==> flow/design.v <==
`timescale 1ns / 1ps
module multiplier(    Rs, Rm, result  );
parameter N = 32; 
output wire[N-1:0] result;
input wire[N-1:0] Rs;
input wire[N-1:0] Rm;
assign result = Rm*Rs;
endmodule
`timescale 1ns / 1ps
module reg_sync(in_address_1,in_address_2,in_address_3,
						out_data_1,out_data_2,out_data_3,
						write_address_1, write_address_2,
						write_data_1, write_data_2,
						write_enable_1, write_enable_2,
						read_enable_1, read_enable_2, read_enable_3,
						rst, clk );
parameter N = 32;			  
reg [N-1:0] R [15:0];	 
input [3:0]in_address_1;
input [3:0]in_address_2;
input [3:0]in_address_3;
output reg [N-1:0]out_data_1;
output reg [N-1:0]out_data_2;
output reg [N-1:0]out_data_3;
input [3:0] write_address_1;
input[N-1:0] write_data_1;
input [3:0] write_address_2;
input[N-1:0] write_data_2;
input clk;
input rst;
input write_enable_1;
input write_enable_2;
input read_enable_1;
input read_enable_2;
input read_enable_3;
integer i;
always@(posedge clk) begin
	if (rst) begin
		for (i = 0; i < 16; i = i + 1)
			R[i] <= 0;
		out_data_1 <= 0;
		out_data_2 <= 0;
		out_data_3 <= 0;
	end else begin
		if (read_enable_1 == 1)
		out_data_1 <= R[in_address_1];
		if (read_enable_2 == 1)
		out_data_2 <= R[in_address_2];
		if (read_enable_3 == 1)
		out_data_3 <= R[in_address_3];
		if (write_enable_1 == 1) R[write_address_1] <= write_data_1;
		if (write_enable_2 == 1) R[write_address_2] <= write_data_2;
	end
end
endmodule 
`timescale 1ns / 1ps
module main_sync(clk, rst, ld_we, ld_addr, ld_data, start, a_addr, b_addr, c_addr,
		count, ready, done, result, rd_addr, rd_data);
parameter N = 32;
input clk;
input rst;
input ld_we;
input [3:0] ld_addr;
input [N-1:0] ld_data;
input start;
input [3:0] a_addr;
input [3:0] b_addr;
input [3:0] c_addr;
input [3:0] count;
output ready;
output reg done;
output [N-1:0] result;
input [3:0] rd_addr;
output [N-1:0] rd_data;
localparam IDLE = 2'd0, FIRST = 2'd1, MUL = 2'd2, WB = 2'd3;
reg [1:0] state;
reg [3:0] cnt;
reg [3:0] dst;
reg [N-1:0] reg_C;
wire [N-1:0] reg_A;
wire [N-1:0] reg_B;
wire [N-1:0] product;
wire go = (state == IDLE) && start;
reg_sync register(.in_address_1(a_addr), .in_address_2(b_addr), .in_address_3(rd_addr),
		.out_data_1(reg_A), .out_data_2(reg_B), .out_data_3(rd_data),
		.write_address_1(ld_addr), .write_address_2(dst),
		.write_data_1(ld_data), .write_data_2(reg_C),
		.write_enable_1(ld_we && (state == IDLE) && !start), .write_enable_2(state == WB),
		.read_enable_1(go), .read_enable_2(go), .read_enable_3(1'b1),
		.rst(rst), .clk(clk));
multiplier mult(.Rm(reg_A), .Rs((state == FIRST) ? reg_B : reg_C), .result(product));
assign ready = (state == IDLE);
assign result = reg_C;
always @(posedge clk) begin
	if (rst) begin
		state <= IDLE;
		cnt <= 0;
		dst <= 0;
		reg_C <= 0;
		done <= 0;
	end else begin
		done <= 0;
		case (state)
		IDLE: if (start) begin
			cnt <= count;
			dst <= c_addr;
			state <= FIRST;
		end
		FIRST: begin
			if (cnt == 0) begin
				reg_C <= reg_B;
				state <= WB;
			end else begin
				reg_C <= product;
				cnt <= cnt - 1;
				state <= (cnt == 1) ? WB : MUL;
			end
		end
		MUL: begin
			reg_C <= product;
			cnt <= cnt - 1;
			if (cnt == 1) state <= WB;
		end
		WB: begin
			state <= IDLE;
			done <= 1;
		end
		endcase
	end
end
endmodule
* Step by step through the tools: main_sync
Tool output for the design above, in the order of the flow. Lines are those of the file above, counted from 1. Cell names lack the library's common part. Not given: --
Inputs: top module main_sync, clock input clk, cell library sky130hd, corner tt_025C_1v80

* Elaborated design
Counts by Yosys on the flattened word-level netlist (proc, flatten, opt, wreduce; memories kept). Register bits leave out memories and registers merged into their read ports (data or address). Print and check cells are left out. Cells with the same type and inputs are merged into one. Yosys's memory passes give these memory sizes; they may raise the number of words (mostly to a power of two), join words into wider ones and drop unused or constant bits.
Cells by class: add/sub/neg operators 1, multiply operators 1, eq/ne operators 7, multiplexer cells 27, reduce/logical cells 13
Operator list (count):
- 32-bit by 32-bit multiplier with 32-bit output | 1
- 32-bit two-way mux | 7
- 32-bit parallel mux with 2-bit select | 1
- 32-bit OR reduction | 1
- 4-bit two-way mux | 7
- 4-bit parallel mux with 3-bit select | 1
- 2-bit parallel mux with 4-bit select | 1
- 1-bit two-way mux | 8
- 2-bit inequality test (second input constant) | 3
- 3-bit AND reduction | 2
- 2-bit == test (second input constant) | 2
- 4-bit by 1-bit subtractor with 4-bit output (second input constant) | 1
- 4-bit by 1-bit == test with 1-bit output (second input constant) | 1
- 4-bit zero test | 1
- 4-bit nonzero test | 1
- 2-bit two-way mux | 2
- 1-bit logical AND | 3
- 3-bit nonzero test | 1
- 2-bit by 1-bit == test with 1-bit output (second input constant) | 1
- 2-bit zero test | 1
- 2-bit AND reduction | 1
- 2-bit nonzero test | 1
- 1-bit zero test | 1
Word-level totals: register bits 43, bits in writable memories 512, memory cells 1, input bits 60, output and inout bits 66, word-level cells 55
Memory list:
- register.R | words 16, width 32, line 18 | reg [N-1:0] R [15:0];

* Logic depth
Longest topological path by Yosys (ltp), each cell counted once; first at word level (registers and memories cut), then after technology mapping (sequential cells cut; the memories' decode and read muxes count).
Depth: word-level depth 6, ABC_AREA 0, mapped depth 31, depth with buffers taken out 27

* Netlist
Yosys stat after the flow's synthesis: flattened, memories mapped to cells. It holds for the ABC_AREA given above (unset counts as 0); a run with the other value may have another netlist.
Cells by type:
- edfxtp_1 | count 512, area in all 1.54E+04 sq um
- mux4_2 | count 480, area in all 1.08E+04 sq um
- fa_1 | count 408, area in all 8.17E+03 sq um
- dfxtp_1 | count 141, area in all 2.82E+03 sq um
- nor2_1 | count 564, area in all 2117.03 sq um
- and2_1 | count 305, area in all 1908.08 sq um
- nand2_1 | count 420, area in all 1.58E+03 sq um
- ha_1 | count 125, area in all 1564 sq um
- inv_1 | count 384, area in all 1.44E+03 sq um
- clkbuf_1 | count 274, area in all 1.03E+03 sq um
- xnor2_1 | count 64, area in all 560.538 sq um
- a21oi_1 | count 101, area in all 505.485 sq um
- mux2i_1 | count 38, area in all 380.365 sq um
- nor2b_1 | count 43, area in all 269.008 sq um
- mux2_2 | count 19, area in all 213.955 sq um
- buf_1 | count 47, area in all 176.419 sq um
- a311oi_1 | count 20, area in all 175.168 sq um
- nand2b_1 | count 28, area in all 175.168 sq um
Not listed: further types 46, cells in them 166.
Synthesis totals: mapped cells 4139, synthesis area 50553.5 sq um, sequential area 18197.5 sq um, flip-flop cells 653, buffer cells 330
The figures by module come from a second, unflattened synthesis with its own total; it is not the netlist above.
Unflattened totals: cells (unflattened synthesis) 5366, area (unflattened synthesis) 55046.5 sq um
Each row is one instance without its submodules.
Modules:
- reg_sync | times used 1, cells 3373, area 36819.1 sq um, sequential area 17296.6 sq um
- multiplier | times used 1, cells 1742, area 15813.9 sq um, sequential area 0.0 sq um
- main_sync | times used 1, cells 251, area 2413.6 sq um, sequential area 900.9 sq um

* Path before layout
Path of least setup slack by OpenSTA after synthesis, without wires, with an ideal clock, recovery checks aside; 20% of the period is set as input and as output delay. Where synthesis merged equal registers, the netlist keeps one of their names.
Path after synthesis: path type register to register, from register state, to register reg_C[29], period 10.0 ns, library setup time 0.086 ns, time at the first pin 0.000 ns, data arrival time 7.631 ns, required time 9.914 ns, path slack 2.283 ns, delay of the path 7.717 ns, stages on the path 30, buffers on the path 4, synthesis period reached 7.717 ns
"delay of the path" = arrival - input delay + setup time. "stages on the path": output pins that drive a net of the path, with the launching flip-flop's if there is one; two outputs of one cell count as two. "synthesis period reached" = period - worst setup slack (recovery checks aside). The figure is calculated, with input and output delays left at 20% of the set period. An end named without its bit number is one bit of that signal or, where synthesis recoded a state register, one of its new flip-flops. The rows between start and end are the longest chain of elaborated cells between them; the timing report does not say that the signal goes this way. Where chains are equally long, one stands for them. Each line given opens the expression or statement behind the cell; cells for indexed reads and writes are added by Yosys, which also makes memories of some case tables. At most two assigning lines are given for a register; there are more.
Between the ends, after synthesis: cells stage by stage dfxtp_1 buf_6 buf_12 mux2_2 clkbuf_1 clkbuf_1 and2_1 fa_1 inv_1 fa_1 fa_1 fa_1 inv_1 fa_1 inv_1 fa_1 inv_1 fa_1 fa_1 ha_1 a21o_1 a21o_1 a221oi_1 o21ai_1 a311o_1 a2111oi_0 a21oi_1 xor2_1 nand2_1 a211oi_1, length of the longest elaborated chain 5, elaborated cells between the ends (all ways) 7, classes of those cells mul: 1; eq/ne: 2; mux: 3; reduce/logical: 1
Ends and longest elaborated chain, after synthesis:
- start: declaration | line 76 | reg [1:0] state;
- start: assignment | line 96 | state <= IDLE;
- start: assignment | line 116 | state <= (cnt == 1) ? WB : MUL;
- 2-bit by 1-bit == test with 1-bit output | line 91
- 32-bit two-way mux | line 91
- 32-bit by 32-bit multiplier with 32-bit output | line 7 | assign result = Rm*Rs;
- 32-bit two-way mux | line 110 | if (cnt == 0) begin
- 32-bit parallel mux with 2-bit select | line 103 | case (state)
- end: assignment | line 111 | reg_C <= reg_B;
- end: assignment | line 114
- end: declaration | line 79 | reg [N-1:0] reg_C;

* Timing after layout
Path of least setup slack in the final report of run 1 (OpenROAD, finished layout, wires in). Where an end is a register, its clock arrival counts in the times.
Path post-layout: path type register to register, from register state, to register reg_C[30], period 7.52 ns, library setup time 0.09 ns, time at the first pin 0.64 ns, data arrival time 8.15 ns, required time 8.07 ns, path slack -0.08 ns, stages on the path 27, buffers on the path 3
An end named without its bit number is one bit of that signal or, where synthesis recoded a state register, one of its new flip-flops. The rows between start and end are the longest chain of elaborated cells between them; the timing report does not say that the signal goes this way. Where chains are equally long, one stands for them. At most two assigning lines are given for a register; there are more.
Between the ends, post-layout: cells stage by stage dfxtp_4 buf_8 buf_4 mux2_4 and2_1 fa_1 inv_1 fa_1 fa_1 fa_1 inv_1 ha_1 ha_1 fa_1 fa_1 ha_1 a21oi_1 buf_4 nor2_1 o211a_1 o21a_1 a311oi_2 o221ai_2 o41ai_2 mux2i_1 nand2_1 a311oi_2, length of the longest elaborated chain 5, elaborated cells between the ends (all ways) 7, classes of those cells mul: 1; eq/ne: 2; mux: 3; reduce/logical: 1
Ends and longest elaborated chain, post-layout:
- start: declaration | line 76 | reg [1:0] state;
- start: assignment | line 96 | state <= IDLE;
- start: assignment | line 116 | state <= (cnt == 1) ? WB : MUL;
- 2-bit by 1-bit == test with 1-bit output | line 91
- 32-bit two-way mux | line 91
- 32-bit by 32-bit multiplier with 32-bit output | line 7 | assign result = Rm*Rs;
- 32-bit two-way mux | line 110 | if (cnt == 0) begin
- 32-bit parallel mux with 2-bit select | line 103 | case (state)
- end: assignment | line 111 | reg_C <= reg_B;
- end: assignment | line 114
- end: declaration | line 79 | reg [N-1:0] reg_C;

Wiki page: main_sync / flow data

Below are 4 stored runs of the flow (Yosys, OpenROAD; platform sky130hd) on main_sync, each with its settings and what was measured, unordered. Constraints: input delay and output delay 20% of the set period each, output load 0.01 pF.
"worst setup path time": the worst setup path's part of the clock period (all of it between registers, 20% less for each end at a port) less its slack. A launch clock that arrives late makes it longer, a capture clock that arrives late makes it shorter.
"total power after layout" rests on the timing tool's default activity at the inputs, not on a simulated workload.

[run 1] flow files
==> flow/run.sh <==
#!/bin/bash
# the make line also repeats the synthesis and layout settings of config.mk as NAME=value (left out here)
make -C /OpenROAD-flow-scripts/flow DESIGN_CONFIG=/design/flow/config.mk WORK_HOME=/design/flow/orfs CLKGATE_MAP_FILE= finish
==> flow/config.mk <==
export PLATFORM = sky130hd
export DESIGN_NAME = main_sync
export DESIGN_NICKNAME = main_sync
export VERILOG_FILES = /design/flow/design.v
export SDC_FILE = /design/flow/constraint.sdc
export NUM_CORES = 4
export LEC_CHECK = 0
export CAP_MARGIN = 20
export CELL_PAD_IN_SITES_GLOBAL_PLACEMENT = 1
export CORE_MARGIN = 2
export CORE_UTILIZATION = 41
export PLACE_DENSITY_LB_ADDON = 0.0
export SETUP_SLACK_MARGIN = 0.34
export SLEW_MARGIN = 20
==> flow/constraint.sdc <==
create_clock -name core_clock -period 7.52 [get_ports {clk}]
set_input_delay 1.5040 -clock core_clock [delete_from_list [all_inputs] [get_ports {clk}]]
set_output_delay 1.5040 -clock core_clock [all_outputs]
set_load 0.01 [all_outputs]

[run 1] result: total die area 126124.0 sq um; total negative slack on setup checks -0.135 ns; setup slack of the worst path -0.082 ns; worst setup path time 7.60 ns; worst setup path kind register to register; mapped cell area after synthesis 50553.5 sq um; total power after layout 10.326 mW; standard-cell area after layout 58225.8 sq um

[run 2] flow files
==> flow/run.sh <==
#!/bin/bash
# the make line also repeats the synthesis and layout settings of config.mk as NAME=value (left out here)
make -C /OpenROAD-flow-scripts/flow DESIGN_CONFIG=/design/flow/config.mk WORK_HOME=/design/flow/orfs CLKGATE_MAP_FILE= finish
==> flow/config.mk <==
export PLATFORM = sky130hd
export DESIGN_NAME = main_sync
export DESIGN_NICKNAME = main_sync
export VERILOG_FILES = /design/flow/design.v
export SDC_FILE = /design/flow/constraint.sdc
export NUM_CORES = 4
export LEC_CHECK = 0
export ABC_AREA = 0
export CAP_MARGIN = 10
export CELL_PAD_IN_SITES_DETAIL_PLACEMENT = 0
export CORE_MARGIN = 2
export CORE_UTILIZATION = 43
export CTS_CLUSTER_DIAMETER = 294
export CTS_CLUSTER_SIZE = 31
export GPL_ROUTABILITY_DRIVEN = 0
export HOLD_SLACK_MARGIN = 0.07
export MAX_ROUTING_LAYER = met5
export PLACE_DENSITY = 0.85
export SETUP_SLACK_MARGIN = 2.48
export SLEW_MARGIN = 35
export TNS_END_PERCENT = 25
==> flow/constraint.sdc <==
create_clock -name core_clock -period 10.5 [get_ports {clk}]
set_input_delay 2.1000 -clock core_clock [delete_from_list [all_inputs] [get_ports {clk}]]
set_output_delay 2.1000 -clock core_clock [all_outputs]
set_load 0.01 [all_outputs]

[run 2] result: total die area 120326.0 sq um; total negative slack on setup checks 0.000 ns; setup slack of the worst path 2.403 ns; worst setup path time 8.10 ns; worst setup path kind register to register; mapped cell area after synthesis 50553.5 sq um; total power after layout 5.914 mW; standard-cell area after layout 54422.2 sq um

[run 3] flow files
==> flow/run.sh <==
#!/bin/bash
# the make line also repeats the synthesis and layout settings of config.mk as NAME=value (left out here)
make -C /OpenROAD-flow-scripts/flow DESIGN_CONFIG=/design/flow/config.mk WORK_HOME=/design/flow/orfs CLKGATE_MAP_FILE= finish
==> flow/config.mk <==
export PLATFORM = sky130hd
export DESIGN_NAME = main_sync
export DESIGN_NICKNAME = main_sync
export VERILOG_FILES = /design/flow/design.v
export SDC_FILE = /design/flow/constraint.sdc
export NUM_CORES = 4
export LEC_CHECK = 0
export CAP_MARGIN = 20
export CELL_PAD_IN_SITES_DETAIL_PLACEMENT = 0
export CORE_MARGIN = 2
export CORE_UTILIZATION = 43
export CTS_CLUSTER_DIAMETER = 294
export CTS_CLUSTER_SIZE = 32
export PLACE_DENSITY_LB_ADDON = 0.09
export SLEW_MARGIN = 35
export TNS_END_PERCENT = 90
==> flow/constraint.sdc <==
create_clock -name core_clock -period 9.67 [get_ports {clk}]
set_input_delay 1.9340 -clock core_clock [delete_from_list [all_inputs] [get_ports {clk}]]
set_output_delay 1.9340 -clock core_clock [all_outputs]
set_load 0.01 [all_outputs]

[run 3] result: total die area 120326.0 sq um; total negative slack on setup checks 0.000 ns; setup slack of the worst path 1.314 ns; worst setup path time 8.36 ns; worst setup path kind register to register; mapped cell area after synthesis 50553.5 sq um; total power after layout 6.346 mW; standard-cell area after layout 54126.9 sq um

[run 4] flow files
==> flow/run.sh <==
#!/bin/bash
# the make line also repeats the synthesis and layout settings of config.mk as NAME=value (left out here)
make -C /OpenROAD-flow-scripts/flow DESIGN_CONFIG=/design/flow/config.mk WORK_HOME=/design/flow/orfs CLKGATE_MAP_FILE= finish
==> flow/config.mk <==
export PLATFORM = sky130hd
export DESIGN_NAME = main_sync
export DESIGN_NICKNAME = main_sync
export VERILOG_FILES = /design/flow/design.v
export SDC_FILE = /design/flow/constraint.sdc
export NUM_CORES = 4
export LEC_CHECK = 0
export CAP_MARGIN = 15
export CORE_ASPECT_RATIO = 1.08
export CORE_MARGIN = 2
export CORE_UTILIZATION = 57
export CTS_CLUSTER_SIZE = 23
export MIN_ROUTING_LAYER = met2
export PLACE_DENSITY_LB_ADDON = 0.15
export SLEW_MARGIN = 40
==> flow/constraint.sdc <==
create_clock -name core_clock -period 7.32 [get_ports {clk}]
set_input_delay 1.4640 -clock core_clock [delete_from_list [all_inputs] [get_ports {clk}]]
set_output_delay 1.4640 -clock core_clock [all_outputs]
set_load 0.01 [all_outputs]

[run 4] result: total die area 91089.2 sq um; total negative slack on setup checks -1.460 ns; setup slack of the worst path -0.284 ns; worst setup path time 7.60 ns; worst setup path kind register to register; mapped cell area after synthesis 50553.5 sq um; total power after layout 10.450 mW; standard-cell area after layout 57865.5 sq um
